==> flow/design.v <==
module top (
    input clk,                   
    input mode,                  
    input song,                  
    input plus,                  
    input minus,                 
    input rst,                   
    input set,                   
    input refer,                 
    input player1,               
    input player2,               
    output reg [8:0] rope,       
    output reg [1:0] sel,        
    output reg [1:0] ledr,       
    output reg [1:0] ledg,       
    output reg [1:0] ledb,       
    output reg [3:0] ledop,      
    output reg [7:0] segdata1,   
    output reg [7:0] segdata0,   
    output reg [7:0] seg,        
    output reg [7:0] sel8,       
    output reg ledplayer1,       
    output reg ledplayer2,       
    output reg buzzer,           
    output reg round_indicator_1, 
    output reg round_indicator_2 
);
wire playsong;                   
wire song_pulse;                 
wire mode_pulse;                 
wire plus_pulse;                 
wire minus_pulse;                
wire set_pulse;                  
wire refer_pulse;                
wire player1_pulse;              
wire player2_pulse;              
wire [1:0] led_slowgreen;        
wire [3:0] led_midyellow;        
wire [1:0] led_fastred;          
wire [8:0] led_rope_afk1;        
wire [1:0] led_win_afk1;         
wire [1:0] led_test_afk1;        
wire [8:0] led_rope_afk2;        
wire [1:0] led_win_afk2;         
wire [1:0] led_test_afk2;        
reg gameoverflag;                    
reg win1;                        
reg win2;                        
reg draw;                        
reg winflag_1;                   
reg winflag_2;                   
reg buzzerflag;                  
reg [1:0] modereg;               
reg [3:0] cycle;                 
reg [2:0] scan;                  
reg [3:0] score1;                
reg [3:0] score2;                
reg [3:0] win;                   
reg [3:0] now_round_reg1;        
reg [3:0] now_round_reg0;        
reg [7:0] secreg;                
reg [3:0] secreg1;               
reg [3:0] secreg0;               
reg [7:0] sec;                   
reg [3:0] sec1;                  
reg [3:0] sec0;                  
reg [4:0] now_round;             
reg [1:0] cntdownsec;            
reg [1:0] buzzer_gameover_1;     
reg [3:0] buzzer_gameover_8;     
reg [3:0] next_state;            
reg [3:0] current_state;         
reg [63:0] dispseg;              
reg [23:0] flick_cnt_1Hz;        
reg [23:0] flick_cnt_2Hz;        
reg [22:0] flick_cnt_4Hz_1;      
reg [22:0] flick_cnt_4Hz_2;      
reg [22:0] flick_cnt_4_33Hz;     
reg [23:0] buzzer_cnt_1Hz;       
reg [22:0] buzzer_cnt_4Hz;       
reg [25:0] buzzer_cnt_0_5Hz;     
reg [23:0] countdown_1Hz;        
reg [23:0] win_cnt_2Hz;          
parameter init              = 4'd0;
parameter time_set          = 4'd1;
parameter round_set         = 4'd2;
parameter finish_setting    = 4'd3;
parameter counting_down     = 4'd4;
parameter gaming            = 4'd5;
parameter check             = 4'd6;
parameter gameover          = 4'd7;
debounce mode_debounce (                               
    .clk (clk),
    .rst (rst),
    .key (mode),
    .key_pulse (mode_pulse)
);
debounce song_debounce (                               
    .clk (clk),
    .rst (rst),
    .key (song),
    .key_pulse (song_pulse)
);
debounce sec_plus_debounce (                               
    .clk (clk),
    .rst (rst),
    .key (plus),
    .key_pulse (plus_pulse)
);
debounce sec_minus_debounce (                               
    .clk (clk),
    .rst (rst),
    .key (minus),
    .key_pulse (minus_pulse)
);
debounce set_debounce (                               
    .clk (clk),
    .rst (rst),
    .key (set),
    .key_pulse (set_pulse)
);
debounce refer_debounce (                               
    .clk (clk),
    .rst (rst),
    .key (refer),
    .key_pulse (refer_pulse)
);
debounce player1_debounce (                               
    .clk (clk),
    .rst (rst),
    .key (player1),
    .key_pulse (player1_pulse)
);
debounce player2_debounce (                               
    .clk (clk),
    .rst (rst),
    .key (player2),
    .key_pulse (player2_pulse)
);
breath_led_slow greenslow (
    .clk(clk),
    .rst(rst),
    .ledslow1(led_slowgreen[0]),
    .ledslow2(led_slowgreen[1])
);
breath_led_mid yellowmid (
    .clk(clk),
    .rst(rst),
    .ledmid11(led_midyellow[0]),
    .ledmid12(led_midyellow[1]),
    .ledmid21(led_midyellow[2]),
    .ledmid22(led_midyellow[3])
);
breath_led_fast redfast (
    .clk(clk),
    .rst(rst),
    .ledfast1(led_fastred[0]),
    .ledfast2(led_fastred[1])
);
breath_led_afk1 afk1(
    .clk(clk),
    .rst(rst),
    .ledafkrope(led_rope_afk1),
    .ledafk1(led_win_afk1[0]),
    .ledafk2(led_win_afk1[1]),
    .ledafk3(led_test_afk1[0]),
    .ledafk4(led_test_afk1[1])
);
breath_led_afk2 afk2(
    .clk(clk),
    .rst(rst),
    .ledafkrope(led_rope_afk2),
    .ledafk1(led_win_afk2[0]),
    .ledafk2(led_win_afk2[1]),
    .ledafk3(led_test_afk2[0]),
    .ledafk4(led_test_afk2[1])
);
playsongs bgm(
    .clk(clk),
    .rst(gameoverflag),
    .song(song_pulse),
    .buzzer(playsong)
);
always @(posedge clk or negedge rst)
begin
    if(!rst)
    begin
        ledop[1] <= 0;
        current_state <= init;
    end
    else
    begin
        current_state <= next_state;
        ledop[1] <= 1;
    end
end
always @(posedge clk)
begin
    case(current_state)
    init:   next_state <= time_set;
    time_set:
    begin
        if(set_pulse)
        next_state <= round_set;
    end
    round_set:
    begin
        if(set_pulse)
        next_state <= finish_setting;
    end
    finish_setting:
    begin
        if(refer_pulse)
        next_state <= counting_down;
    end
    counting_down:
    begin
        if(cntdownsec == 0)
        next_state <= gaming;
    end
    gaming:
    begin
        if(secreg > 0)
        begin
            if(rope[0] || rope[8])
            next_state <= check;
        end
        else
        next_state<= check;
    end
    check:
    begin
        if((score1 == win)|| (score2 == win))
        next_state <= gameover;
        else
        begin
            if(refer_pulse)
            next_state <= counting_down;
        end
    end
    gameover:
    begin
        next_state <= gameover;
    end
    endcase
end
always @(posedge clk)
begin
    case(current_state)
    init:
    begin
        score1  <= 0;
        score2  <= 0;
        win1    <= 0;
        win2    <= 0;
        now_round<=1;
        draw    <= 0;
    end
    gaming:
    begin
        if      (rope[0])   begin win1 <= 1; win2 <= 0; end
        else if (rope[8])   begin win1 <= 0; win2 <= 1; end
        else if ((rope[0]||rope[1]||rope[2]||rope[3])&&(secreg == 0)) begin win1 <= 1; win2 <= 0; end
        else if ((rope[5]||rope[6]||rope[7]||rope[8])&&(secreg == 0)) begin win1 <= 0; win2 <= 1; end
        else if (rope[4]&&(secreg == 0)) begin draw <= 1; end
    end
    check:
    begin
        if      (win1)  begin score1 <= score1 + 1; now_round <= now_round + 1; win1 <= 0; end
        else if (win2)  begin score2 <= score2 + 1; now_round <= now_round + 1; win2 <= 0; end
        else if (draw)  begin now_round <= now_round + 1; draw <= 0; end
    end
    default:
    begin
        win1 <= 0;
        win2 <= 0;
    end
    endcase
end
always @(posedge clk)
begin
    case(current_state)
    init:
    begin
        ledr    <= 2'b00;
        ledg    <= 2'b11;
        ledb    <= 2'b11;
    end
    time_set:
    begin
    if(set_pulse)  
    begin
        ledr[1] <= 1;
        ledg[1] <= 0;
    end
    end
    round_set:
    begin
    if(set_pulse)  
    begin
        ledr[0] <= 1;
        ledg[0] <= 0;
    end  
    end
    finish_setting:
    begin
        if(refer_pulse)
        begin
            ledr <= 2'b11;
            ledg <= 2'b11;
            ledb <= 2'b11;
            flick_cnt_4Hz_1 <= 0;
        end
    end
    counting_down:
    begin
        if(flick_cnt_4Hz_1 >= 3_000)
        begin
            ledr <= ~ledr;
            ledg <= ~ledg;
            ledb <= ~ledb;
            flick_cnt_4Hz_1 <= 0;
        end
        else flick_cnt_4Hz_1 <= flick_cnt_4Hz_1 + 1;
        if(cntdownsec == 0)
        begin
            ledr <= 2'b11;
            ledg <= 2'b11;
            ledb <= 2'b11;
        end
    end
    gaming:
    begin
        if(rope[4])
        begin
            ledg[0] <= led_slowgreen[0];
            ledg[1] <= led_slowgreen[1];
            ledr[1] <= 1;
            ledr[0] <= 1;
        end
        else if(rope[2]||rope[3]||rope[5]||rope[6])
        begin
            ledg[0] <= led_midyellow[0];
            ledr[0] <= led_midyellow[1];
            ledg[1] <= led_midyellow[2];
            ledr[1] <= led_midyellow[3];
        end
        else if(rope[0]||rope[1]||rope[7]||rope[8])
        begin
            ledg[0] <= 1;
            ledg[1] <= 1;
            ledr[0] <= led_fastred[0];
            ledr[1] <= led_fastred[1];
        end
    end
    default:
    begin
        ledr    <= 2'b11;
        ledg    <= 2'b11;
        ledb    <= 2'b11;
        flick_cnt_4Hz_1 <= 0;
    end
    endcase
end
always @(posedge clk)
begin
    case(current_state)
    init:
    begin
        sec     <= 5;
        win     <= 1;
    end
    time_set:
    begin
        if(plus_pulse)  
        begin
            if (sec >= 95)
            sec <= 5;
            else
            sec <= sec + 5;
        end
        if(minus_pulse)  
        begin
            if (sec <= 5)
            sec <= 95;
            else
            sec <= sec - 5;
        end
    end
    round_set:
    begin
        if(plus_pulse)  
        begin
            if(win == 9) win <= 1;
            else win <= win + 1;
        end
        if(minus_pulse)  
        begin
            if(win == 1) win <= 9;
            else win <= win - 1;
        end
    end
    default: begin win <= win; end
    endcase
end
always @(posedge clk)
begin
    case(current_state)
    init:
    begin
        ledop[3] <= 1;
        ledop[2] <= 1;
        ledop[0] <= 1;
    end
    time_set:
    begin
        if(set) ledop[0] <= 1;
        else    ledop[0] <= 0;
        if(plus)ledop[2] <= 1;
        else    ledop[2] <= 0;
        if(minus)ledop[3] <= 1;
        else    ledop[3] <= 0;
    end
    round_set:
    begin
        if(set) ledop[0] <= 1;
        else    ledop[0] <= 0;
        if(plus)ledop[2] <= 1;
        else    ledop[2] <= 0;
        if(minus)ledop[3] <= 1;
        else    ledop[3] <= 0;
    end
    default:
    begin
        ledop[3] <= 1;
        ledop[2] <= 1;
        ledop[0] <= 1;
    end
    endcase
end
always @(posedge clk)
begin
    case(current_state)
    counting_down:
    begin
        if(flick_cnt_1Hz >= 12_000)
        begin
            cntdownsec <= cntdownsec - 1;
            flick_cnt_1Hz <= 0;
        end
        else flick_cnt_1Hz <= flick_cnt_1Hz + 1;
    end
    default:
    begin
        flick_cnt_1Hz <= 0;
        cntdownsec <= 3;
    end
    endcase
end
always @(posedge clk)
begin
    case(current_state)
    init: countdown_1Hz <= 0;
    counting_down:
    begin
        secreg <= sec;
    end
    gaming:
    begin
        if(countdown_1Hz >= 12_000)
        begin
            countdown_1Hz <= 0;
            secreg <= secreg - 1;
        end
        else countdown_1Hz <= countdown_1Hz + 1;
    end
    check:
    begin
        if(rope[0]||rope[8])    secreg <= secreg;
        if(secreg == 0)         secreg <= secreg;
    end
    endcase
end
always @(posedge clk)
begin
    if(current_state == init)
    begin
        sec1    <= 0;
        sec0    <= 0;
        secreg1 <= 0;
        secreg0 <= 0;
        now_round_reg1 <= 0;
        now_round_reg0 <= 0;
    end
    sec0 <= sec % 10;
    sec1 <= sec / 10;
    secreg0 <= secreg % 10;
    secreg1 <= secreg / 10;
    now_round_reg0 <= now_round % 10;
    now_round_reg1 <= now_round / 10;
end
always @(posedge clk)
begin
    case(current_state)
    init:
    begin
        sel <= 2'b11;
        flick_cnt_2Hz <= 0;
    end
    time_set:
    begin
        if(flick_cnt_2Hz>=6_000)
        begin
            sel <= ~sel;
            flick_cnt_2Hz <= 0;
        end
        else flick_cnt_2Hz <= flick_cnt_2Hz + 1;
    end
    round_set:
    begin
    sel[0] <= 1;
    if(flick_cnt_2Hz>=6_000)
        begin
            sel[1] <= ~sel[1];
            flick_cnt_2Hz <= 0;
        end
    else flick_cnt_2Hz <= flick_cnt_2Hz + 1;
    end
    finish_setting: sel <= 2'b00;
    counting_down: sel <= 2'b10;
    gaming: sel <= 2'b00;
    endcase
end
always @(posedge clk)
begin
    case(current_state)
    init: dispseg <= 64'h0;
    time_set:
    begin
    case(sec0)
        0: segdata0 <= 8'h3f;
        5: segdata0 <= 8'h6d;
    endcase
    case(sec1)
        0: segdata1 <= 8'h3f;
        1: segdata1 <= 8'h06;
        2: segdata1 <= 8'h5b;
        3: segdata1 <= 8'h4f;
        4: segdata1 <= 8'h66;
        5: segdata1 <= 8'h6d;
        6: segdata1 <= 8'h7d;
        7: segdata1 <= 8'h07;
        8: segdata1 <= 8'h7f;
        9: segdata1 <= 8'h6f;
    endcase
    end
    round_set:
    begin
    case(win)
        1: segdata1 <= 8'h06;
        2: segdata1 <= 8'h5b;
        3: segdata1 <= 8'h4f;
        4: segdata1 <= 8'h66;
        5: segdata1 <= 8'h6d;
        6: segdata1 <= 8'h7d;
        7: segdata1 <= 8'h07;
        8: segdata1 <= 8'h7f;
        9: segdata1 <= 8'h6f;
    endcase
    end
    finish_setting:
    begin
    case(sec0)
        0: segdata0 <= 8'h3f;
        5: segdata0 <= 8'h6d;
    endcase
    case(sec1)
        0: segdata1 <= 8'h3f;
        1: segdata1 <= 8'h06;
        2: segdata1 <= 8'h5b;
        3: segdata1 <= 8'h4f;
        4: segdata1 <= 8'h66;
        5: segdata1 <= 8'h6d;
        6: segdata1 <= 8'h7d;
        7: segdata1 <= 8'h07;
        8: segdata1 <= 8'h7f;
        9: segdata1 <= 8'h6f;
    endcase
    case(win)
    1:
    begin
        dispseg[63:56] <= 8'h06;     
        dispseg[55:48] <= 8'h40;     
        dispseg[47:40] <= 8'h3f;     
        dispseg[39:32] <= 8'h3f;     
        dispseg[31:24] <= 8'h3f;     
        dispseg[23:16] <= 8'h40;     
        dispseg[15:8]  <= 8'h40;     
        dispseg[7:0]   <= 8'h3f;     
    end
    2:
    begin
        dispseg[63:56] <= 8'h5b;     
        dispseg[55:48] <= 8'h40;     
        dispseg[47:40] <= 8'h3f;     
        dispseg[39:32] <= 8'h3f;     
        dispseg[31:24] <= 8'h3f;     
        dispseg[23:16] <= 8'h40;     
        dispseg[15:8]  <= 8'h40;     
        dispseg[7:0]   <= 8'h3f;     
    end
    3:
    begin
        dispseg[63:56] <= 8'h4f;     
        dispseg[55:48] <= 8'h40;     
        dispseg[47:40] <= 8'h3f;     
        dispseg[39:32] <= 8'h3f;     
        dispseg[31:24] <= 8'h3f;     
        dispseg[23:16] <= 8'h40;     
        dispseg[15:8]  <= 8'h40;     
        dispseg[7:0]   <= 8'h3f;     
    end
    4:
    begin
        dispseg[63:56] <= 8'h66;     
        dispseg[55:48] <= 8'h40;     
        dispseg[47:40] <= 8'h3f;     
        dispseg[39:32] <= 8'h3f;     
        dispseg[31:24] <= 8'h3f;     
        dispseg[23:16] <= 8'h40;     
        dispseg[15:8]  <= 8'h40;     
        dispseg[7:0]   <= 8'h3f;     
    end
    5:
    begin
        dispseg[63:56] <= 8'h6d;     
        dispseg[55:48] <= 8'h40;     
        dispseg[47:40] <= 8'h3f;     
        dispseg[39:32] <= 8'h3f;     
        dispseg[31:24] <= 8'h3f;     
        dispseg[23:16] <= 8'h40;     
        dispseg[15:8]  <= 8'h40;     
        dispseg[7:0]   <= 8'h3f;     
    end
    6:
    begin
        dispseg[63:56] <= 8'h7d;     
        dispseg[55:48] <= 8'h40;     
        dispseg[47:40] <= 8'h3f;     
        dispseg[39:32] <= 8'h3f;     
        dispseg[31:24] <= 8'h3f;     
        dispseg[23:16] <= 8'h40;     
        dispseg[15:8]  <= 8'h40;     
        dispseg[7:0]   <= 8'h3f;     
    end
    7:
    begin
        dispseg[63:56] <= 8'h07;     
        dispseg[55:48] <= 8'h40;     
        dispseg[47:40] <= 8'h3f;     
        dispseg[39:32] <= 8'h3f;     
        dispseg[31:24] <= 8'h3f;     
        dispseg[23:16] <= 8'h40;     
        dispseg[15:8]  <= 8'h40;     
        dispseg[7:0]   <= 8'h3f;     
    end
    8:
    begin
        dispseg[63:56] <= 8'h7f;     
        dispseg[55:48] <= 8'h40;     
        dispseg[47:40] <= 8'h3f;     
        dispseg[39:32] <= 8'h3f;     
        dispseg[31:24] <= 8'h3f;     
        dispseg[23:16] <= 8'h40;     
        dispseg[15:8]  <= 8'h40;     
        dispseg[7:0]   <= 8'h3f;     
    end
    9:
    begin
        dispseg[63:56] <= 8'h6f;     
        dispseg[55:48] <= 8'h40;     
        dispseg[47:40] <= 8'h3f;     
        dispseg[39:32] <= 8'h3f;     
        dispseg[31:24] <= 8'h3f;     
        dispseg[23:16] <= 8'h40;     
        dispseg[15:8]  <= 8'h40;     
        dispseg[7:0]   <= 8'h3f;     
    end
    endcase
    end
    counting_down:
    begin
    case(now_round_reg1)
        0: dispseg[47:40] <=8'h3f;
        1: dispseg[47:40] <=8'h06;
        2: dispseg[47:40] <=8'h5b;
        3: dispseg[47:40] <=8'h4f;
        4: dispseg[47:40] <=8'h66;
        5: dispseg[47:40] <=8'h6d;
        6: dispseg[47:40] <=8'h7d;
        7: dispseg[47:40] <=8'h07;
        8: dispseg[47:40] <=8'h7f;
        9: dispseg[47:40] <=8'h6f;
    endcase
    case(now_round_reg0)
        0: dispseg[39:32] <=8'h3f;
        1: dispseg[39:32] <=8'h06;
        2: dispseg[39:32] <=8'h5b;
        3: dispseg[39:32] <=8'h4f;
        4: dispseg[39:32] <=8'h66;
        5: dispseg[39:32] <=8'h6d;
        6: dispseg[39:32] <=8'h7d;
        7: dispseg[39:32] <=8'h07;
        8: dispseg[39:32] <=8'h7f;
        9: dispseg[39:32] <=8'h6f;
    endcase
    case(cntdownsec)   
        3: segdata0 <= 8'h4f;
        2: segdata0 <= 8'h5b;
        1: segdata0 <= 8'h06;
        0: segdata0 <= 8'h3f;
    endcase
    end
    gaming:
    begin
    case(secreg0)
        0: segdata0 <= 8'h3f;
        1: segdata0 <= 8'h06;
        2: segdata0 <= 8'h5b;
        3: segdata0 <= 8'h4f;
        4: segdata0 <= 8'h66;
        5: segdata0 <= 8'h6d;
        6: segdata0 <= 8'h7d;
        7: segdata0 <= 8'h07;
        8: segdata0 <= 8'h7f;
        9: segdata0 <= 8'h6f;
    endcase
    case(secreg1)
        0: segdata1 <= 8'h3f;
        1: segdata1 <= 8'h06;
        2: segdata1 <= 8'h5b;
        3: segdata1 <= 8'h4f;
        4: segdata1 <= 8'h66;
        5: segdata1 <= 8'h6d;
        6: segdata1 <= 8'h7d;
        7: segdata1 <= 8'h07;
        8: segdata1 <= 8'h7f;
        9: segdata1 <= 8'h6f;
    endcase
    end
    check:
    begin
    case(score1)
        0: dispseg[31:24] <= 8'h3f;
        1: dispseg[31:24] <= 8'h06;
        2: dispseg[31:24] <= 8'h5b;
        3: dispseg[31:24] <= 8'h4f;
        4: dispseg[31:24] <= 8'h66;
        5: dispseg[31:24] <= 8'h6d;
        6: dispseg[31:24] <= 8'h7d;
        7: dispseg[31:24] <= 8'h07;
        8: dispseg[31:24] <= 8'h7f;
        9: dispseg[31:24] <= 8'h6f;
    endcase
    case(score2)
        0: dispseg[7 : 0] <= 8'h3f;
        1: dispseg[7 : 0] <= 8'h06;
        2: dispseg[7 : 0] <= 8'h5b;
        3: dispseg[7 : 0] <= 8'h4f;
        4: dispseg[7 : 0] <= 8'h66;
        5: dispseg[7 : 0] <= 8'h6d;
        6: dispseg[7 : 0] <= 8'h7d;
        7: dispseg[7 : 0] <= 8'h07;
        8: dispseg[7 : 0] <= 8'h7f;
        9: dispseg[7 : 0] <= 8'h6f;
    endcase
    end
    gameover:
    begin
    if(score1 == win)
    begin
        dispseg[63:56] <= 8'h7d;
        dispseg[55:48] <= 8'h7d;
        dispseg[47:40] <= 8'h7d;
        dispseg[39:32] <= 8'h7d;
        dispseg[31:24] <= 8'h38;
        dispseg[23:16] <= 8'h3f;
        dispseg[15:8]  <= 8'h6d;
        dispseg[7:0]   <= 8'h79;
    end
    if(score2 == win)
    begin
        dispseg[63:56] <= 8'h38;
        dispseg[55:48] <= 8'h3f;
        dispseg[47:40] <= 8'h6d;
        dispseg[39:32] <= 8'h79;
        dispseg[31:24] <= 8'h7d;
        dispseg[23:16] <= 8'h7d;
        dispseg[15:8]  <= 8'h7d;
        dispseg[7:0]   <= 8'h7d;
    end
    end
    endcase
end
always @(posedge clk)
begin
    if(current_state >= finish_setting)
    begin
        scan <= scan + 1;
        case(scan)
        3'd0: begin sel8 <= 8'b1111_1110; seg <= dispseg[7:0]; end
        3'd1: begin sel8 <= 8'b1111_1101; seg <= dispseg[15:8]; end
        3'd2: begin sel8 <= 8'b1111_1011; seg <= dispseg[23:16]; end
        3'd3: begin sel8 <= 8'b1111_0111; seg <= dispseg[31:24]; end
        3'd4: begin sel8 <= 8'b1110_1111; seg <= dispseg[39:32]; end
        3'd5: begin sel8 <= 8'b1101_1111; seg <= dispseg[47:40]; end
        3'd6: begin sel8 <= 8'b1011_1111; seg <= dispseg[55:48]; end
        3'd7: begin sel8 <= 8'b0111_1111; seg <= dispseg[63:56]; end
        endcase
    end
    else sel8 <= 8'b1111_1111;
    if(current_state == init)
    begin
        scan <= 0;
        seg  <= 8'h00;
    end
end
always @(posedge clk)
begin
    case(current_state)
    init:
    begin
        flick_cnt_4_33Hz <= 0;
        cycle <= 1;
        winflag_2 <= 0;
        flick_cnt_4Hz_2 <= 0;
        rope <= 9'b0000_0_0000;
    end
    time_set:
    begin
        if      (modereg == 2'b00) rope <= led_rope_afk1;
        else if (modereg == 2'b01)
        begin
            rope[8:5] <= led_rope_afk2[8:5];
            rope[3:0] <= led_rope_afk2[3:0];
            rope[4] <= led_rope_afk2[4];
        end
        else if (modereg == 2'b10) rope <= 9'b1111_1_1111;
        else if (modereg == 2'b11) rope <= 9'b0000_0_0000;
    end
    round_set:
    begin
        if      (modereg == 2'b00) rope <= led_rope_afk1;
        else if (modereg == 2'b01)
        begin
            rope[8:5] <= led_rope_afk2[8:5];
            rope[3:0] <= led_rope_afk2[3:0];
            rope[4] <= led_rope_afk2[4];
        end
        else if (modereg == 2'b10) rope <= 9'b1111_1_1111;
        else if (modereg == 2'b11) rope <= 9'b0000_0_0000;
    end
    finish_setting: rope <= 9'b0000_0_0000;
    counting_down:
    begin
        if (flick_cnt_4_33Hz >= 2_769)
        begin
            cycle <= cycle + 1;
            flick_cnt_4_33Hz <= 0;
        end
        else flick_cnt_4_33Hz <= flick_cnt_4_33Hz + 1;
        case(cycle)
            1: rope <= 9'b1000_0_0001;
            2: rope <= 9'b0100_0_0010;
            3: rope <= 9'b0010_0_0100;
            4: rope <= 9'b0001_0_1000;
            5: rope <= 9'b0000_1_0000;
            6: rope <= 9'b0001_0_1000;
            7: rope <= 9'b0010_0_0100;
            8: rope <= 9'b0100_0_0010;
            9: rope <= 9'b1000_0_0001;
            10:rope <= 9'b0100_0_0010;
            11:rope <= 9'b0010_0_0100;
            12:rope <= 9'b0001_0_1000;
            13:rope <= 9'b0000_1_0000;
        endcase
    end
    gaming:
    begin
        if(player1_pulse) rope <= {rope[7:0],rope[8]};
        if(player2_pulse) rope <= {rope[0],rope[8:1]};
    end
    check:
    begin
        if((score1==win || score2==win )) winflag_2 <= 1;
        rope <= rope;
        flick_cnt_4_33Hz <= 0;
        cycle <= 1;
    end
    gameover:
    begin
        if((score1==win || score2==win ) && (winflag_2 == 1))
        begin
            rope <= 9'b0101_0_1010;
            winflag_2 <= 0;
        end
        if(flick_cnt_4Hz_2 >= 3_000)
        begin
            rope <= ~rope;
            flick_cnt_4Hz_2 <= 0;
        end
        else flick_cnt_4Hz_2 <= flick_cnt_4Hz_2 + 1;
    end
    default:
    begin
        flick_cnt_4_33Hz <= 0;
        cycle <= 1;
    end
    endcase
end
always @(posedge clk)
begin
    case(current_state)
    time_set:
    begin
        if(set_pulse||plus_pulse||minus_pulse||buzzerflag)
        begin
            if(buzzer_cnt_4Hz <= 1_500)
            begin
                buzzerflag <= 1;
                buzzer <= 1;
                buzzer_cnt_4Hz <= buzzer_cnt_4Hz + 1;
            end
            else
            begin
                buzzerflag <= 0;
                buzzer <= 0;
                buzzer_cnt_4Hz <= 0;
            end
        end
    end
    round_set:
    begin
        if(plus_pulse||minus_pulse||buzzerflag)
        begin
            if(buzzer_cnt_4Hz <= 1_500)
            begin
                buzzerflag <= 1;
                buzzer <= 1;
                buzzer_cnt_4Hz <= buzzer_cnt_4Hz + 1;
            end
            else
            begin
                buzzerflag <= 0;
                buzzer <= 0;
                buzzer_cnt_4Hz <= 0;
            end
        end
        if(set_pulse) buzzerflag <= 1;
    end
    finish_setting:
    begin
        if(buzzer_cnt_4Hz <= 1_500 && buzzerflag == 1)
        begin
            buzzerflag <= 1;
            buzzer <= 1;
            buzzer_cnt_4Hz <= buzzer_cnt_4Hz + 1;
        end
        else
        begin
            buzzerflag <= 0;
            buzzer <= 0;
            buzzer_cnt_4Hz <= 0;
        end
    end
    counting_down:
    begin
        if(buzzer_cnt_1Hz >= 6_000)
        begin
            buzzer <= ~buzzer;
            buzzer_cnt_1Hz <= 0;
        end
        else buzzer_cnt_1Hz <= buzzer_cnt_1Hz + 1;
    end
    check:
    begin
        if((score1==win || score2==win )) winflag_1 <= 1;
        if(buzzer_cnt_4Hz >= 1_500 && buzzer_gameover_8 < 8)
        begin
            buzzer <= ~buzzer;
            buzzer_cnt_4Hz <= 0;
            buzzer_gameover_8 <= buzzer_gameover_8 + 1;
        end
        else buzzer_cnt_4Hz <= buzzer_cnt_4Hz + 1;
    end
    gameover:
    begin
        if((score1==win || score2==win ) && (winflag_1 == 1))
        begin
            buzzer <= ~buzzer;
            winflag_1 <= 0;
        end
        if(buzzer_cnt_0_5Hz >= 24_000 && buzzer_gameover_1 < 1)
        begin
            buzzer <= ~buzzer;
            buzzer_cnt_0_5Hz <= 0;
            gameoverflag <= 1;
            buzzer_gameover_1 <= buzzer_gameover_1 + 1;
        end
        else buzzer_cnt_0_5Hz <= buzzer_cnt_0_5Hz + 1;
        if(buzzer_gameover_1 == 1)  buzzer <= playsong;
    end
    default:
    begin
        buzzer <= 0;
        buzzer_gameover_8 <= 0;
        buzzer_gameover_1 <= 0;
        buzzer_cnt_4Hz <= 0;
        buzzer_cnt_0_5Hz <= 0;
        winflag_1 <= 0;
        buzzerflag <= 0;
        gameoverflag <= 0;
    end 
    endcase
    if(current_state == init) buzzer_cnt_1Hz <= 0;
end
always @(posedge clk) 
begin
    case(current_state)
    time_set:
    begin
        if(modereg == 2'b00)
        begin
            ledplayer1 <= led_win_afk1[0];  
            ledplayer2 <= led_win_afk1[1];
        end
        else if(modereg == 2'b01)
        begin
            ledplayer1 <= led_win_afk2[0];  
            ledplayer2 <= led_win_afk2[1];
        end
        else if(modereg == 2'b10)
        begin
            ledplayer1 <= 1;  
            ledplayer2 <= 1;
        end
        else if(modereg == 2'b11)
        begin
            ledplayer1 <= 0;  
            ledplayer2 <= 0;
        end
    end
    round_set:
    begin
        if(modereg == 2'b00)
        begin
            ledplayer1 <= led_win_afk1[0];  
            ledplayer2 <= led_win_afk1[1];
        end
        else if(modereg == 2'b01)
        begin
            ledplayer1 <= led_win_afk2[0];  
            ledplayer2 <= led_win_afk2[1];
        end
        else if(modereg == 2'b10)
        begin
            ledplayer1 <= 1;  
            ledplayer2 <= 1;
        end
        else if(modereg == 2'b11)
        begin
            ledplayer1 <= 0;  
            ledplayer2 <= 0;
        end
    end
    check:
    begin
        if(win_cnt_2Hz >= 3_000)
        begin
            win_cnt_2Hz <= 0;
            if(rope[0]||rope[1]||rope[2]||rope[3])
            ledplayer1 <= ~ledplayer1;
            if(rope[5]||rope[6]||rope[7]||rope[8])
            ledplayer2 <= ~ledplayer2;
        end
        else win_cnt_2Hz <= win_cnt_2Hz + 1;
    end
    gameover:
    begin
        if(win_cnt_2Hz >= 3_000)
        begin
            win_cnt_2Hz <= 0;
            if(score1 == win)
            ledplayer1 <= ~ledplayer1;
            if(score2 == win)
            ledplayer2 <= ~ledplayer2;
        end
        else win_cnt_2Hz <= win_cnt_2Hz + 1;
    end
    default:
    begin
        ledplayer1 <= 0;
        ledplayer2 <= 0;
        win_cnt_2Hz <= 0;
    end
    endcase
end
always @(posedge clk)
begin
    case(current_state)
    time_set:
    begin
        if(modereg == 2'b00)
        begin
            round_indicator_1 <= led_test_afk1[0];
            round_indicator_2 <= led_test_afk1[1];
        end
        else if(modereg == 2'b01)
        begin
            round_indicator_1 <= led_test_afk2[0];
            round_indicator_2 <= led_test_afk2[1];
        end
        else if(modereg == 2'b10)
        begin
            round_indicator_1 <= 1;
            round_indicator_2 <= 1;
        end
        else if(modereg == 2'b11)
        begin
            round_indicator_1 <= 0;
            round_indicator_2 <= 0;
        end
    end
    round_set:
    begin
        if(modereg == 2'b00)
        begin
            round_indicator_1 <= led_test_afk1[0];
            round_indicator_2 <= led_test_afk1[1];
        end
        else if(modereg == 2'b01)
        begin
            round_indicator_1 <= led_test_afk2[0];
            round_indicator_2 <= led_test_afk2[1];
        end
        else if(modereg == 2'b10)
        begin
            round_indicator_1 <= 1;
            round_indicator_2 <= 1;
        end
        else if(modereg == 2'b11)
        begin
            round_indicator_1 <= 0;
            round_indicator_2 <= 0;
        end
    end
    default:
    begin
        round_indicator_1 <= 0;
        round_indicator_2 <= 0;
    end
    endcase
end
always @(posedge clk or negedge rst)
begin
    if(!rst) modereg <= 2'b00;
    else if(mode_pulse) modereg <= modereg + 1;
end
endmodule
module debounce (clk,rst,key,key_pulse);
parameter       N  =  1;                       
input             clk;
input             rst;
input 	[N-1:0]   key;                         
output  [N-1:0]   key_pulse;                   
reg     [N-1:0]   key_rst_pre;                 
reg     [N-1:0]   key_rst;                     
wire    [N-1:0]   key_edge;                    
always @(posedge clk or negedge rst)
begin
    if (!rst) begin
        key_rst <= {N{1'b1}};                 
        key_rst_pre <= {N{1'b1}};
    end
    else begin
        key_rst <= key;                      
        key_rst_pre <= key_rst;              
    end    
end
assign key_edge = key_rst_pre & (~key_rst); 
reg	[7:0]	  cnt;                        
always @(posedge clk or negedge rst)
begin
    if(!rst)
        cnt <= 8'h0;
    else if(key_edge)
        cnt <= 8'h0;
    else
        cnt <= cnt + 1'h1;
end  
reg     [N-1:0]   key_sec_pre;                 
reg     [N-1:0]   key_sec;                    
always @(posedge clk or negedge rst)
begin
    if (!rst) 
        key_sec <= {N{1'b1}};                
    else if (cnt==8'hff)
        key_sec <= key;  
end
always @(posedge clk or negedge rst)
begin
    if (!rst)
        key_sec_pre <= {N{1'b1}};
    else                   
        key_sec_pre <= key_sec;             
end      
assign key_pulse = key_sec_pre & (~key_sec);     
endmodule
module breath_led_slow(clk,rst,ledslow1,ledslow2);
input clk;             	 
input rst;             	 
output reg ledslow1;     
output reg ledslow2;
reg [24:0] cnt1;       	 
reg [24:0] cnt2;       	 
reg flag;              	 
parameter   CNT_NUM = 40;	 
always@(posedge clk or negedge rst) begin 
	if(!rst) begin
		cnt1<=13'd0;
		end 
	else begin
		if(cnt1>=CNT_NUM-1) 
			cnt1<=1'b0;
		else 
			cnt1<=cnt1+1'b1; 
		end
	end
always@(posedge clk or negedge rst) begin 
	if(!rst) begin
		cnt2<=13'd0;
		flag<=1'b0;
	end 
	else begin
		if(cnt1==CNT_NUM-1) begin	 
			if(!flag) begin       	 
				if(cnt2>=CNT_NUM-1)	 
					flag<=1'b1;
				else
					cnt2<=cnt2+1'b1;
			end 
			else begin           	 
				if(cnt2<=0)          
					flag<=1'b0;
				else 
					cnt2<=cnt2-1'b1;
			end
		end
	else cnt2<=cnt2;   	 
	ledslow1 <= (cnt1<cnt2)?1'b0:1'b1;
	ledslow2 <= (cnt2<cnt1)?1'b0:1'b1;
	end
end
endmodule
module breath_led_mid(clk,rst,ledmid11,ledmid12,ledmid21,ledmid22);
input clk;             	 
input rst;             	 
output reg ledmid11;     
output reg ledmid12;
output reg ledmid21;
output reg ledmid22;
reg [24:0] cnt1;       	 
reg [24:0] cnt2;       	 
reg flag;              	 
parameter   CNT_NUM = 24;	 
always@(posedge clk or negedge rst) begin 
	if(!rst) begin
		cnt1<=13'd0;
		end 
	else begin
		if(cnt1>=CNT_NUM-1) 
			cnt1<=1'b0;
		else 
			cnt1<=cnt1+1'b1; 
		end
	end
always@(posedge clk or negedge rst) begin 
	if(!rst) begin
		cnt2<=13'd0;
		flag<=1'b0;
	end 
	else begin
		if(cnt1==CNT_NUM-1) begin	 
			if(!flag) begin       	 
				if(cnt2>=CNT_NUM-1)	 
					flag<=1'b1;
				else
					cnt2<=cnt2+1'b1;
			end 
			else begin           	 
				if(cnt2<=0)          
					flag<=1'b0;
				else 
					cnt2<=cnt2-1'b1;
			end
		end
	else cnt2<=cnt2;   	 
	ledmid11 <= (cnt1<cnt2)?1'b0:1'b1;
	ledmid12 <= ledmid11;
	ledmid21 <= (cnt2<cnt1)?1'b0:1'b1;
	ledmid22 <= ledmid21;
	end
end
endmodule
module breath_led_fast(clk,rst,ledfast1,ledfast2);
input clk;             	 
input rst;             	 
output reg ledfast1;     
output reg ledfast2;
reg [24:0] cnt1;       	 
reg [24:0] cnt2;       	 
reg flag;              	 
parameter   CNT_NUM = 15;	 
always@(posedge clk or negedge rst) begin 
	if(!rst) begin
		cnt1<=13'd0;
		end 
	else begin
		if(cnt1>=CNT_NUM-1) 
			cnt1<=1'b0;
		else 
			cnt1<=cnt1+1'b1; 
		end
	end
always@(posedge clk or negedge rst) begin 
	if(!rst) begin
		cnt2<=13'd0;
		flag<=1'b0;
	end 
	else begin
		if(cnt1==CNT_NUM-1) begin	 
			if(!flag) begin       	 
				if(cnt2>=CNT_NUM-1)	 
					flag<=1'b1;
				else
					cnt2<=cnt2+1'b1;
			end 
			else begin           	 
				if(cnt2<=0)          
					flag<=1'b0;
				else 
					cnt2<=cnt2-1'b1;
			end
		end
	else cnt2<=cnt2;   	 
	ledfast1 <= (cnt1<cnt2)?1'b0:1'b1;
	ledfast2 <= (cnt2<cnt1)?1'b0:1'b1;
	end
end
endmodule
module breath_led_afk1(clk,rst,ledafkrope,ledafk1,ledafk2,ledafk3,ledafk4);
input clk;             	 
input rst;             	 
output reg [8:0] ledafkrope;     
output reg ledafk1;
output reg ledafk2;
output reg ledafk3;
output reg ledafk4;
reg [24:0] cnt1;       	 
reg [24:0] cnt2;       	 
reg flag;              	 
parameter   CNT_NUM = 40;	 
always@(posedge clk or negedge rst) begin 
	if(!rst) begin
		cnt1<=13'd0;
		end 
	else begin
		if(cnt1>=CNT_NUM-1) 
			cnt1<=1'b0;
		else 
			cnt1<=cnt1+1'b1; 
		end
	end
always@(posedge clk or negedge rst) begin 
	if(!rst) begin
		cnt2<=13'd0;
		flag<=1'b0;
	end 
	else begin
		if(cnt1==CNT_NUM-1) begin	 
			if(!flag) begin       	 
				if(cnt2>=CNT_NUM-1)	 
					flag<=1'b1;
				else
					cnt2<=cnt2+1'b1;
			end 
			else begin           	 
				if(cnt2<=0)          
					flag<=1'b0;
				else 
					cnt2<=cnt2-1'b1;
			end
		end
	else cnt2<=cnt2;   	 
	ledafkrope[8] <= (cnt1<cnt2)?1'b0:1'b1;
	ledafkrope[7] <= (cnt1<cnt2)?1'b0:1'b1;
	ledafkrope[6] <= (cnt1<cnt2)?1'b0:1'b1;
	ledafkrope[5] <= (cnt1<cnt2)?1'b0:1'b1;
	ledafkrope[4] <= (cnt1<cnt2)?1'b0:1'b1;
	ledafkrope[3] <= (cnt1<cnt2)?1'b0:1'b1;
	ledafkrope[2] <= (cnt1<cnt2)?1'b0:1'b1;
	ledafkrope[1] <= (cnt1<cnt2)?1'b0:1'b1;
	ledafkrope[0] <= (cnt1<cnt2)?1'b0:1'b1;
	ledafk1 <= (cnt1<cnt2)?1'b0:1'b1;
	ledafk2 <= (cnt1<cnt2)?1'b0:1'b1;
	ledafk3 <= (cnt1<cnt2)?1'b0:1'b1;
	ledafk4 <= (cnt1<cnt2)?1'b0:1'b1;
	end
end
endmodule
module breath_led_afk2(clk,rst,ledafkrope,ledafk1,ledafk2,ledafk3,ledafk4);
input clk;             	 
input rst;             	 
output reg [8:0] ledafkrope;     
output reg ledafk1;
output reg ledafk2;
output reg ledafk3;
output reg ledafk4;
reg [24:0] cnt1;       	 
reg [24:0] cnt2;       	 
reg flag;              	 
parameter   CNT_NUM = 40;	 
always@(posedge clk or negedge rst) begin 
	if(!rst) begin
		cnt1<=13'd0;
		end 
	else begin
		if(cnt1>=CNT_NUM-1) 
			cnt1<=1'b0;
		else 
			cnt1<=cnt1+1'b1; 
		end
	end
always@(posedge clk or negedge rst) begin 
	if(!rst) begin
		cnt2<=13'd0;
		flag<=1'b0;
	end 
	else begin
		if(cnt1==CNT_NUM-1) begin	 
			if(!flag) begin       	 
				if(cnt2>=CNT_NUM-1)	 
					flag<=1'b1;
				else
					cnt2<=cnt2+1'b1;
			end 
			else begin           	 
				if(cnt2<=0)          
					flag<=1'b0;
				else 
					cnt2<=cnt2-1'b1;
			end
		end
	else cnt2<=cnt2;   	 
	ledafkrope[8] <= (cnt1<cnt2)?1'b0:1'b1;
	ledafkrope[7] <= (cnt1<cnt2)?1'b0:1'b1;
	ledafkrope[6] <= (cnt1<cnt2)?1'b0:1'b1;
	ledafkrope[5] <= (cnt1<cnt2)?1'b0:1'b1;
	ledafkrope[4] <= (cnt1>cnt2)?1'b0:1'b1;
	ledafkrope[3] <= (cnt1<cnt2)?1'b0:1'b1;
	ledafkrope[2] <= (cnt1<cnt2)?1'b0:1'b1;
	ledafkrope[1] <= (cnt1<cnt2)?1'b0:1'b1;
	ledafkrope[0] <= (cnt1<cnt2)?1'b0:1'b1;
	ledafk1 <= (cnt1>cnt2)?1'b0:1'b1;
	ledafk2 <= (cnt1>cnt2)?1'b0:1'b1;
	ledafk3 <= (cnt1>cnt2)?1'b0:1'b1;
	ledafk4 <= (cnt1>cnt2)?1'b0:1'b1;
	end
end
endmodule
module playsongs(
    input clk,
    input rst,
    input song,
    output reg buzzer
);
parameter   N_sil= 440,  
            N_do = 458,  
            N_re = 408,  
            N_mi = 364,  
            N_fa = 343,  
            N_so = 306,  
            N_la = 272,  
            N_si = 243,  
            stoptime= 11,
            dotime  = 13,
            retime  = 14,
            mitime  = 16,
            fatime  = 17,
            sotime  = 19,
            latime  = 22,
            sitime  = 24;
reg [16:0]	cnt0;	     
reg [10:0]	cnt1;	     
reg	[6 :0]	cnt2;	     
reg	[16:0]	pre_set;	 
wire[16:0]	pre_div;	 
reg	[10:0]	cishu;	     
wire[10:0]	cishu_div;	 
reg [1: 0]  flag;	     
reg	[6 :0]	YINFU;	     
always @(posedge clk or negedge rst)
begin
    if(!rst)        flag <= 2'b00;
    else if(song)   flag <= flag + 1;
end
always @(posedge clk or negedge rst)
begin
    if(!rst)                YINFU <= 66;
    else if(flag == 2'b00)  YINFU <= 66;
    else if(flag == 2'b01)  YINFU <= 48;
    else if(flag == 2'b10)  YINFU <= 36;
    else                    YINFU <= 1;
end
always @(posedge clk or negedge rst)
begin
    if(!rst)                    cnt0 <= 0;
    else if(flag == 2'b11)      cnt0 <= 0;
    else if(song)               cnt0 <= 0;
    else
    begin
        if(cnt0 == pre_set - 1) cnt0 <= 0;
        else                    cnt0 <= cnt0 + 1;
    end
end
always @(posedge clk or negedge rst)
begin
    if(!rst)                    cnt1 <= 0;
    else if(flag == 2'b11)      cnt1 <= 0;
    else if(song)               cnt1 <= 0;
    else
    begin
        if(cnt0 == pre_set - 1)
        begin
            if(cnt1 == cishu)   cnt1 <= 0;
            else                cnt1 <= cnt1 + 1;
        end
    end
end
always @(posedge clk or negedge rst)
begin
    if(!rst)                        cnt2 <= 0;
    else if(flag == 2'b11)          cnt2 <= 0;
    else if(song)                   cnt2 <= 0;
    else
    begin
        if(cnt1 == cishu && cnt0 == pre_set - 1)
        begin
            if(cnt2 == YINFU - 1)   cnt2 <= 0;
            else                    cnt2 <= cnt2 + 1;
        end
    end
end
always @(*)
begin
    case(pre_set)
        N_sil:cishu<= stoptime;
        N_do:cishu <= dotime;
        N_re:cishu <= retime;
        N_mi:cishu <= mitime;
        N_fa:cishu <= fatime;
        N_so:cishu <= sotime;
        N_la:cishu <= latime;
        N_si:cishu <= sitime;
        default:cishu <= stoptime;
    endcase
end
always @(*)
begin
    if(flag == 2'b00)
    begin
        case(cnt2)	 
            0 : pre_set <= N_mi;
            1 : pre_set <= N_mi;
            2 : pre_set <= N_fa;
            3 : pre_set <= N_so;
            4 : pre_set <= N_so;
            5 : pre_set <= N_fa;
            6 : pre_set <= N_mi;
            7 : pre_set <= N_re;
            8 : pre_set <= N_do;
            9 : pre_set <= N_do;
            10: pre_set <= N_re;
            11: pre_set <= N_mi;            
            12: pre_set <= N_mi;
            13: pre_set <= N_re;
            14: pre_set <= N_re;
            15: pre_set <= N_sil;
            16: pre_set <= N_mi;
            17: pre_set <= N_mi;
            18: pre_set <= N_fa;
            19: pre_set <= N_so;
            20: pre_set <= N_so;
            21: pre_set <= N_fa;
            22: pre_set <= N_mi;
            23: pre_set <= N_re;
            24: pre_set <= N_do;
            25: pre_set <= N_do;
            26: pre_set <= N_re;
            27: pre_set <= N_mi;
            28: pre_set <= N_re;
            29: pre_set <= N_do;
            30: pre_set <= N_do;
            31: pre_set <= N_sil;
            32: pre_set <= N_re;
            33: pre_set <= N_re;
            34: pre_set <= N_mi;
            35: pre_set <= N_do;
            36: pre_set <= N_re;
            37: pre_set <= N_mi;
            38: pre_set <= N_fa;
            39: pre_set <= N_mi;
            40: pre_set <= N_do;
            41: pre_set <= N_re;
            42: pre_set <= N_mi;
            43: pre_set <= N_fa;
            44: pre_set <= N_mi;
            45: pre_set <= N_re;
            46: pre_set <= N_do;
            47: pre_set <= N_re;
            48: pre_set <= N_so;
            49: pre_set <= N_sil;
            50: pre_set <= N_mi;
            51: pre_set <= N_mi;
            52: pre_set <= N_fa;
            53: pre_set <= N_so;
            54: pre_set <= N_so;
            55: pre_set <= N_fa;
            56: pre_set <= N_mi;
            57: pre_set <= N_re;
            58: pre_set <= N_do;
            59: pre_set <= N_do;
            60: pre_set <= N_re;
            61: pre_set <= N_mi;
            62: pre_set <= N_re;
            63: pre_set <= N_do;
            64: pre_set <= N_do;
            65: pre_set <= N_sil;
            default: pre_set <= N_sil;
        endcase
    end
    else if (flag == 2'b01)
    begin
        case(cnt2)	 
            0 : pre_set <= N_do;
            1 : pre_set <= N_do;
            2 : pre_set <= N_so;
            3 : pre_set <= N_so;
            4 : pre_set <= N_la;
            5 : pre_set <= N_la;
            6 : pre_set <= N_so;
            7 : pre_set <= N_sil;
            8 : pre_set <= N_fa;
            9 : pre_set <= N_fa;
            10: pre_set <= N_mi;
            11: pre_set <= N_mi;
            12: pre_set <= N_re;
            13: pre_set <= N_re;
            14: pre_set <= N_do;
            15: pre_set <= N_sil;
            16: pre_set <= N_so;
            17: pre_set <= N_so;
            18: pre_set <= N_fa;
            19: pre_set <= N_fa;
            20: pre_set <= N_mi;
            21: pre_set <= N_mi;
            22: pre_set <= N_re;
            23: pre_set <= N_sil;
            24: pre_set <= N_so;
            25: pre_set <= N_so;
            26: pre_set <= N_fa;
            27: pre_set <= N_fa;
            28: pre_set <= N_mi;
            29: pre_set <= N_mi;
            30: pre_set <= N_re;
            31: pre_set <= N_sil;
            32: pre_set <= N_do;
            33: pre_set <= N_do;
            34: pre_set <= N_so;
            35: pre_set <= N_so;
            36: pre_set <= N_la;
            37: pre_set <= N_la;
            38: pre_set <= N_so;
            39: pre_set <= N_sil;
            40: pre_set <= N_fa;
            41: pre_set <= N_fa;
            42: pre_set <= N_mi;
            43: pre_set <= N_mi;
            44: pre_set <= N_re;
            45: pre_set <= N_re;
            46: pre_set <= N_do;
            47: pre_set <= N_sil;
            default: pre_set <= N_sil;
        endcase
    end
    else if (flag == 2'b10)
    begin
        case(cnt2)	 
            0 : pre_set <= N_do;
            1 : pre_set <= N_re;
            2 : pre_set <= N_mi;
            3 : pre_set <= N_do;
            4 : pre_set <= N_do;
            5 : pre_set <= N_re;
            6 : pre_set <= N_mi;
            7 : pre_set <= N_do;
            8 : pre_set <= N_mi;
            9 : pre_set <= N_fa;
            10: pre_set <= N_so;
            11: pre_set <= N_sil;
            12: pre_set <= N_mi;
            13: pre_set <= N_fa;
            14: pre_set <= N_so;
            15: pre_set <= N_sil;
            16: pre_set <= N_so;
            17: pre_set <= N_la;
            18: pre_set <= N_so;
            19: pre_set <= N_fa;
            20: pre_set <= N_mi;
            21: pre_set <= N_do;
            22: pre_set <= N_so;
            23: pre_set <= N_la;
            24: pre_set <= N_so;
            25: pre_set <= N_fa;
            26: pre_set <= N_mi;
            27: pre_set <= N_do;
            28: pre_set <= N_re;
            29: pre_set <= N_so;
            30: pre_set <= N_do;
            31: pre_set <= N_sil;
            32: pre_set <= N_re;
            33: pre_set <= N_so;
            34: pre_set <= N_do;
            35: pre_set <= N_sil;
            default: pre_set <= N_sil;
        endcase
    end
    else    pre_set <= N_sil;
end
assign pre_div = pre_set / 2;
assign cishu_div = cishu * 4 / 5;
always @(posedge clk or negedge rst)
begin
    if(!rst)                    buzzer <= 0;
    else if(pre_set != N_sil)
    begin
        if(cnt1 < cishu_div)
        begin
            if(cnt0 < pre_div)  buzzer <= 0;
            else                buzzer <= 1;
        end
        else                    buzzer <= 0;
    end
    else                        buzzer <= 0;
end
endmodule
## Tool chain data of top

Tool output for the design above, in the order of the flow.
Line numbers count from 1 in the design file above.
Library cell names are shortened.
Not given: n/a

| design | value |
|---|---|
| top | top |
| clock input | clk |
| standard-cell library | sky130hd |
| corner | tt_025C_1v80 |

## Word level

Yosys after proc, flatten, opt, wreduce and memory -nomap, before mapping. Memory bits, and registers merged into a memory's read port (data or address), are not among the register bits. Print and check cells are not counted.
Memory sizes are those after Yosys's memory passes, which may raise the word count (mostly to a power of two), join words into wider ones and drop unused or constant bits.

| storage and ports | value |
|---|---|
| bits in registers | 861 |
| ROM bits | 2048 |
| memories | 3 |
| bits of input ports | 10 |
| output and inout bits | 58 |
| word-level cells | 908 |

Memories:

| memory | depth | width | read ports | wr ports | RTL line | source |
|---|---|---|---|---|---|---|
| (name not given) | 128 | 8 | 1 | 0 | 1582 | `case(cnt2)` |
| (name not given) | 64 | 8 | 1 | 0 | 1654 | `case(cnt2)` |
| (name not given) | 64 | 8 | 1 | 0 | 1708 | `case(cnt2)` |

| cells by class | value |
|---|---|
| add/sub/neg operators | 53 |
| div/mod/pow operators | 7 |
| $lt $le $gt $ge | 43 |
| equality and inequality tests | 203 |
| mux-type cells | 283 |
| bitwise operators | 52 |
| reductions and logical operators | 127 |

Operators with widths:

| kind | count |
|---|---|
| case mux 8 bit (select 10 bit) | 7 |
| two-way mux 25 bit | 20 |
| divider 8 x 4 -> 32 bit with constant B | 2 |
| remainder unit 8 x 4 -> 32 bit with constant B | 2 |
| adder 25 x 1 -> 25 bit with constant B | 10 |
| two-way mux 8 bit | 28 |
| two-way mux 23 bit | 9 |
| < comparator 25 bit | 8 |
| equality test 4 x 3 -> 1 bit with constant B | 41 |
| case mux 8 bit (select 4 bit) | 5 |
| >= comparator 25 x 6 -> 1 bit with constant B | 6 |
| case mux 24 bit (select 2 bit) | 3 |
| case mux 8 bit (select 3 bit) | 6 |
| two-way mux 17 bit | 8 |
| divider 5 x 4 -> 32 bit with constant B | 1 |
| remainder unit 5 x 4 -> 32 bit with constant B | 1 |
| case mux 8 bit (select 8 bit) | 2 |
| subtractor 25 x 1 -> 25 bit with constant B | 5 |
| less-or-equal comparator 25 x 1 -> 1 bit with constant B | 5 |
| adder 24 x 1 -> 24 bit with constant B | 5 |
| two-way mux 4 bit | 30 |
| case mux 23 bit (select 5 bit) | 1 |
| equality test 17 x 9 -> 1 bit with constant B | 6 |
| two-way mux 1 bit | 102 |
| divider 13 x 3 -> 32 bit with constant B | 1 |
| two-way mux 24 bit | 4 |
| adder 23 x 1 -> 23 bit with constant B | 4 |
| case mux 23 bit (select 2 bit) | 2 |

Other operator kinds: 112; their cells: 444.

## Longest topological paths

Depth = most cells in a row (Yosys ltp): at word level without a register or memory, in the mapped netlist without a sequential cell, where the memories' decode and read muxes count.

| logic depth | value |
|---|---|
| word-level depth | 11 |
| ABC_AREA | 0 |
| gate-level depth with buffers | 32 |
| depth with buffers taken out | 29 |

## Netlist

The flow's flattened synthesis, as Yosys stat reports it; memories are mapped. The netlist is that of the ABC_AREA named above (0 if unset); the other value can give another one.
The area totals of this step are shown rounded.

Cell types:

| cell | count | area in all (µm²) |
|---|---|---|
| edfxtp_1 | 328 | 9.85E+03 |
| dfrtp_1 | 368 | 9.21E+03 |
| ha_1 | 368 | 4.6E+03 |
| nor2_1 | 514 | 1929.35 |
| dfxtp_1 | 95 | 1.9E+03 |
| xnor2_1 | 213 | 1.87E+03 |
| o21ai_0 | 297 | 1.49E+03 |
| nand2_1 | 370 | 1.39E+03 |
| a21oi_1 | 267 | 1.34E+03 |
| xor2_1 | 153 | 1.34E+03 |
| inv_1 | 287 | 1.08E+03 |
| nand3_1 | 187 | 935.898 |
| dfstp_2 | 33 | 867.082 |
| nor4_1 | 95 | 594.32 |
| a21o_1 | 78 | 585.562 |
| nor2b_1 | 92 | 575.552 |
| clkbuf_1 | 142 | 533.011 |
| nor3_1 | 101 | 505.485 |

Not listed: further types 74, cells in them 905.

| synthesis totals | value |
|---|---|
| cells in the netlist | 4893 |
| mapped area | 47000 µm² |
| sequential area | 22000 µm² |
| flip-flops | 824 |

By module: a second synthesis without flattening, with its own total; a netlist apart from the flattened one above.

| unflattened totals | value |
|---|---|
| cell total of the unflattened synthesis | 5338 |
| area total of the unflattened synthesis | 51000 µm² |

Each row is one instance without its submodules.

Modules:

| module | times used | cells | area (µm²) | sequential area (µm²) |
|---|---|---|---|---|
| top | 1 | 2209 | 22000 | 12000 |
| playsongs | 1 | 680 | 5300 | 1100 |
| breath_led_afk2 | 1 | 437 | 4000 | 1300 |
| debounce | 8 | 43 | 490 | 310 |
| breath_led_mid | 1 | 422 | 3900 | 1400 |
| breath_led_slow | 1 | 425 | 3800 | 1300 |
| breath_led_fast | 1 | 397 | 3800 | 1300 |
| breath_led_afk1 | 1 | 424 | 3800 | 1300 |

## Timing after synthesis

OpenSTA on the mapped netlist: ideal clock, no wires. The path of least setup slack (recovery checks aside). Input and output delay are each 20% of the period. Register names are those of the netlist, which keeps one name where synthesis merged equal registers.

| timing after synthesis | value |
|---|---|
| path kind | reg-to-reg |
| from | register bgm.cnt2[0] |
| to | register bgm.buzzer |
| clock period | 10.0 ns |
| setup time | 0.065 ns |
| arrival | 6.302 ns |
| data required time | 9.935 ns |
| slack | 3.633 ns |
| path delay | 6.367 ns |
| stages on the path | 31 |
| path buffers | 3 |
| synthesis period reached | 6.367 ns |

"path delay" is the arrival time less input delay plus setup time.
"stages on the path" counts driving pins, that of a launching flip-flop among them; a cell with two outputs on the path counts twice.
"synthesis period reached" = period - worst setup slack (recovery checks aside). The figure is calculated, with input and output delays left at 20% of the set period.
The rows between start and end are the longest chain of elaborated cells between them; the timing report does not say that the signal goes this way. Where chains are equally long, one stands for them.
Each line given opens the expression or statement behind the cell; cells for indexed reads and writes are added by Yosys, which also makes memories of some case tables.
The chain passes a memory read, where the word-level depth is cut; so it can be longer than that depth.
A register here has more assigning lines than the two given.

| on the way, after synthesis | value |
|---|---|
| cells stage by stage | dfrtp_1 > clkbuf_1 > clkbuf_1 > inv_1 > ha_1 > clkbuf_1 > a2111oi_0 > o21ai_0 > a311oi_1 > inv_1 > ha_1 > mux2_2 > and4_1 > a21oi_1 > inv_1 > nand2_1 > ha_1 > nor3_1 > a41oi_1 > a21o_1 > nand2_1 > ha_1 > o21a_1 > o22ai_1 > a211oi_1 > ha_1 > a21o_1 > a21oi_1 > o211ai_1 > a41oi_1 > o211a_1 |
| cells in the longest elaborated chain | 11 |

Ends and longest elaborated chain, after synthesis:

| element | RTL line | source |
|---|---|---|
| start, declared | 1505 | `reg [6 :0] cnt2;` |
| start, assigned | 1552 | `if(!rst)                        cnt2 <= 0;` |
| start, assigned | 1560 | `else                    cnt2 <= cnt2 + 1;` |
| memory read (64 x 8 bit) | 1708 | `case(cnt2)` |
| two-way mux 17 bit | 1708 |  |
| two-way mux 17 bit | 1706 | `else if (flag == 2'b10)` |
| two-way mux 17 bit | 1652 | `else if (flag == 2'b01)` |
| two-way mux 17 bit | 1580 | `if(flag == 2'b00)` |
| equality test 17 x 8 -> 1 bit | 1566 | `case(pre_set)` |
| case mux 5 bit (select 7 bit) | 1566 |  |
| divider 13 x 3 -> 32 bit | 1751 | `assign cishu_div = cishu * 4 / 5;` |
| < comparator 11 bit | 1757 | `if(cnt1 < cishu_div)` |
| two-way mux 1 bit | 1757 |  |
| two-way mux 1 bit | 1755 | `else if(pre_set != N_sil)` |
| end, assigned | 1754 | `if(!rst)                    buzzer <= 0;` |
| end, assigned | 1759 | `if(cnt0 < pre_div)  buzzer <= 0;` |
| end, declared | 1485 | `output reg buzzer` |

## Timing after layout

From the final timing report of stored run 1: the path of least setup slack in the routed layout; clock arrival at registers is part of the times.

| timing post-layout | value |
|---|---|
| path kind | reg-to-reg |
| from | register bgm.cnt2[0] |
| to | register bgm.buzzer |
| clock period | 5.26 ns |
| setup time | 0.06 ns |
| arrival | 5.78 ns |
| data required time | 5.83 ns |
| slack | 0.05 ns |
| stages on the path | 30 |
| path buffers | 2 |

The rows between start and end are the longest chain of elaborated cells between them; the timing report does not say that the signal goes this way. Where chains are equally long, one stands for them.
The chain passes a memory read, where the word-level depth is cut; so it can be longer than that depth.
A register here has more assigning lines than the two given.

| on the way, post-layout | value |
|---|---|
| cells stage by stage | dfrtp_2 > buf_6 > inv_8 > ha_4 > buf_6 > xor2_1 > a21oi_2 > o31ai_2 > a31oi_2 > nand2_2 > ha_4 > mux2_4 > and4_4 > a21oi_4 > inv_2 > nand2_2 > ha_4 > a41oi_2 > a21o_1 > nand2_2 > ha_4 > o21a_1 > o22ai_2 > a211oi_2 > ha_1 > a21o_1 > a21oi_2 > o211ai_1 > a41oi_2 > o211a_1 |
| cells in the longest elaborated chain | 11 |

Ends and longest elaborated chain, post-layout:

| element | RTL line | source |
|---|---|---|
| start, declared | 1505 | `reg [6 :0] cnt2;` |
| start, assigned | 1552 | `if(!rst)                        cnt2 <= 0;` |
| start, assigned | 1560 | `else                    cnt2 <= cnt2 + 1;` |
| memory read (64 x 8 bit) | 1708 | `case(cnt2)` |
| two-way mux 17 bit | 1708 |  |
| two-way mux 17 bit | 1706 | `else if (flag == 2'b10)` |
| two-way mux 17 bit | 1652 | `else if (flag == 2'b01)` |
| two-way mux 17 bit | 1580 | `if(flag == 2'b00)` |
| equality test 17 x 8 -> 1 bit | 1566 | `case(pre_set)` |
| case mux 5 bit (select 7 bit) | 1566 |  |
| divider 13 x 3 -> 32 bit | 1751 | `assign cishu_div = cishu * 4 / 5;` |
| < comparator 11 bit | 1757 | `if(cnt1 < cishu_div)` |
| two-way mux 1 bit | 1757 |  |
| two-way mux 1 bit | 1755 | `else if(pre_set != N_sil)` |
| end, assigned | 1754 | `if(!rst)                    buzzer <= 0;` |
| end, assigned | 1759 | `if(cnt0 < pre_div)  buzzer <= 0;` |
| end, declared | 1485 | `output reg buzzer` |

# Flow runs of top

top through Yosys and OpenROAD on sky130hd: 5 stored runs, unordered, with their settings and measured results. The constraints put input and output delay at 20% of the set period each and load the outputs with 0.01 pF.
"clock period reached" is the run's clock period less its worst setup slack. It is reckoned from that one timing run; input and output delays stay at 20% of the period that was set.
"worst setup path time" is the time allowed to the run's worst setup path (the clock period less input and output delay, where it has them) less its slack. Clock arrival times count: a late capture clock shortens it, a late launch clock lengthens it.
By "power" is meant OpenSTA's value without simulated activity: inputs other than the clock are taken to toggle once in ten clock periods, and the tool carries that through the logic.
Results are given in rounded form.
A setting shown as . is not set for that run.

| name | stored run 1 | stored run 2 | stored run 3 | stored run 4 | stored run 5 |
|---|---|---|---|---|---|
| CAP_MARGIN | 5 | 20 | 20 | 20 | 0 |
| CORE_MARGIN | 2 | 2 | 2 | 2 | 8 |
| CORE_UTILIZATION | 69 | 19 | 32 | 40 | 32 |
| CTS_CLUSTER_SIZE | 95 | . | 58 | . | 58 |
| PLACE_DENSITY | 0.69 | 0.6 | . | 0.6 | . |
| SETUP_SLACK_MARGIN | 0.91 | . | . | -0.66 | -0.52 |
| SLEW_MARGIN | 0 | 20 | 20 | 20 | 20 |
| period_ns | 5.26 | 7.79 | 5.72 | 7.79 | 10.4 |
| CORE_ASPECT_RATIO | . | . | 1.63 | . | 1.18 |
| GPL_TIMING_DRIVEN | . | . | 0 | . | 0 |
| HOLD_SLACK_MARGIN | . | . | 0.03 | . | 0.03 |
| MIN_ROUTING_LAYER | . | . | met1 | . | met1 |
| area of the synthesized netlist (µm²) | 47000 | 47000 | 47000 | 47000 | 47000 |
| area of the die (µm²) | 71000 | 250000 | 150000 | 120000 | 160000 |
| area of the standard cells in the finished layout (µm²) | 54000 | 56000 | 55000 | 54000 | 55000 |
| post-layout utilization | 0.79 | 0.22 | 0.38 | 0.46 | 0.37 |
| setup slack of the worst path (ns) | 0.053 | 1.3 | 0.063 | 1.5 | 2.3 |
| total negative slack (ns) | 0.000 | 0.000 | 0.000 | 0.000 | 0.000 |
| power (mW) | 22 | 15 | 20 | 15 | 11 |
| clock period reached (ns) | 5.207 | 6.457 | 5.657 | 6.279 | 8.089 |
| worst setup path time (ns) | 5.21 | 6.46 | 5.66 | 6.28 | 8.09 |
| worst path kind | reg-to-reg | reg-to-reg | reg-to-reg | reg-to-reg | reg-to-reg |
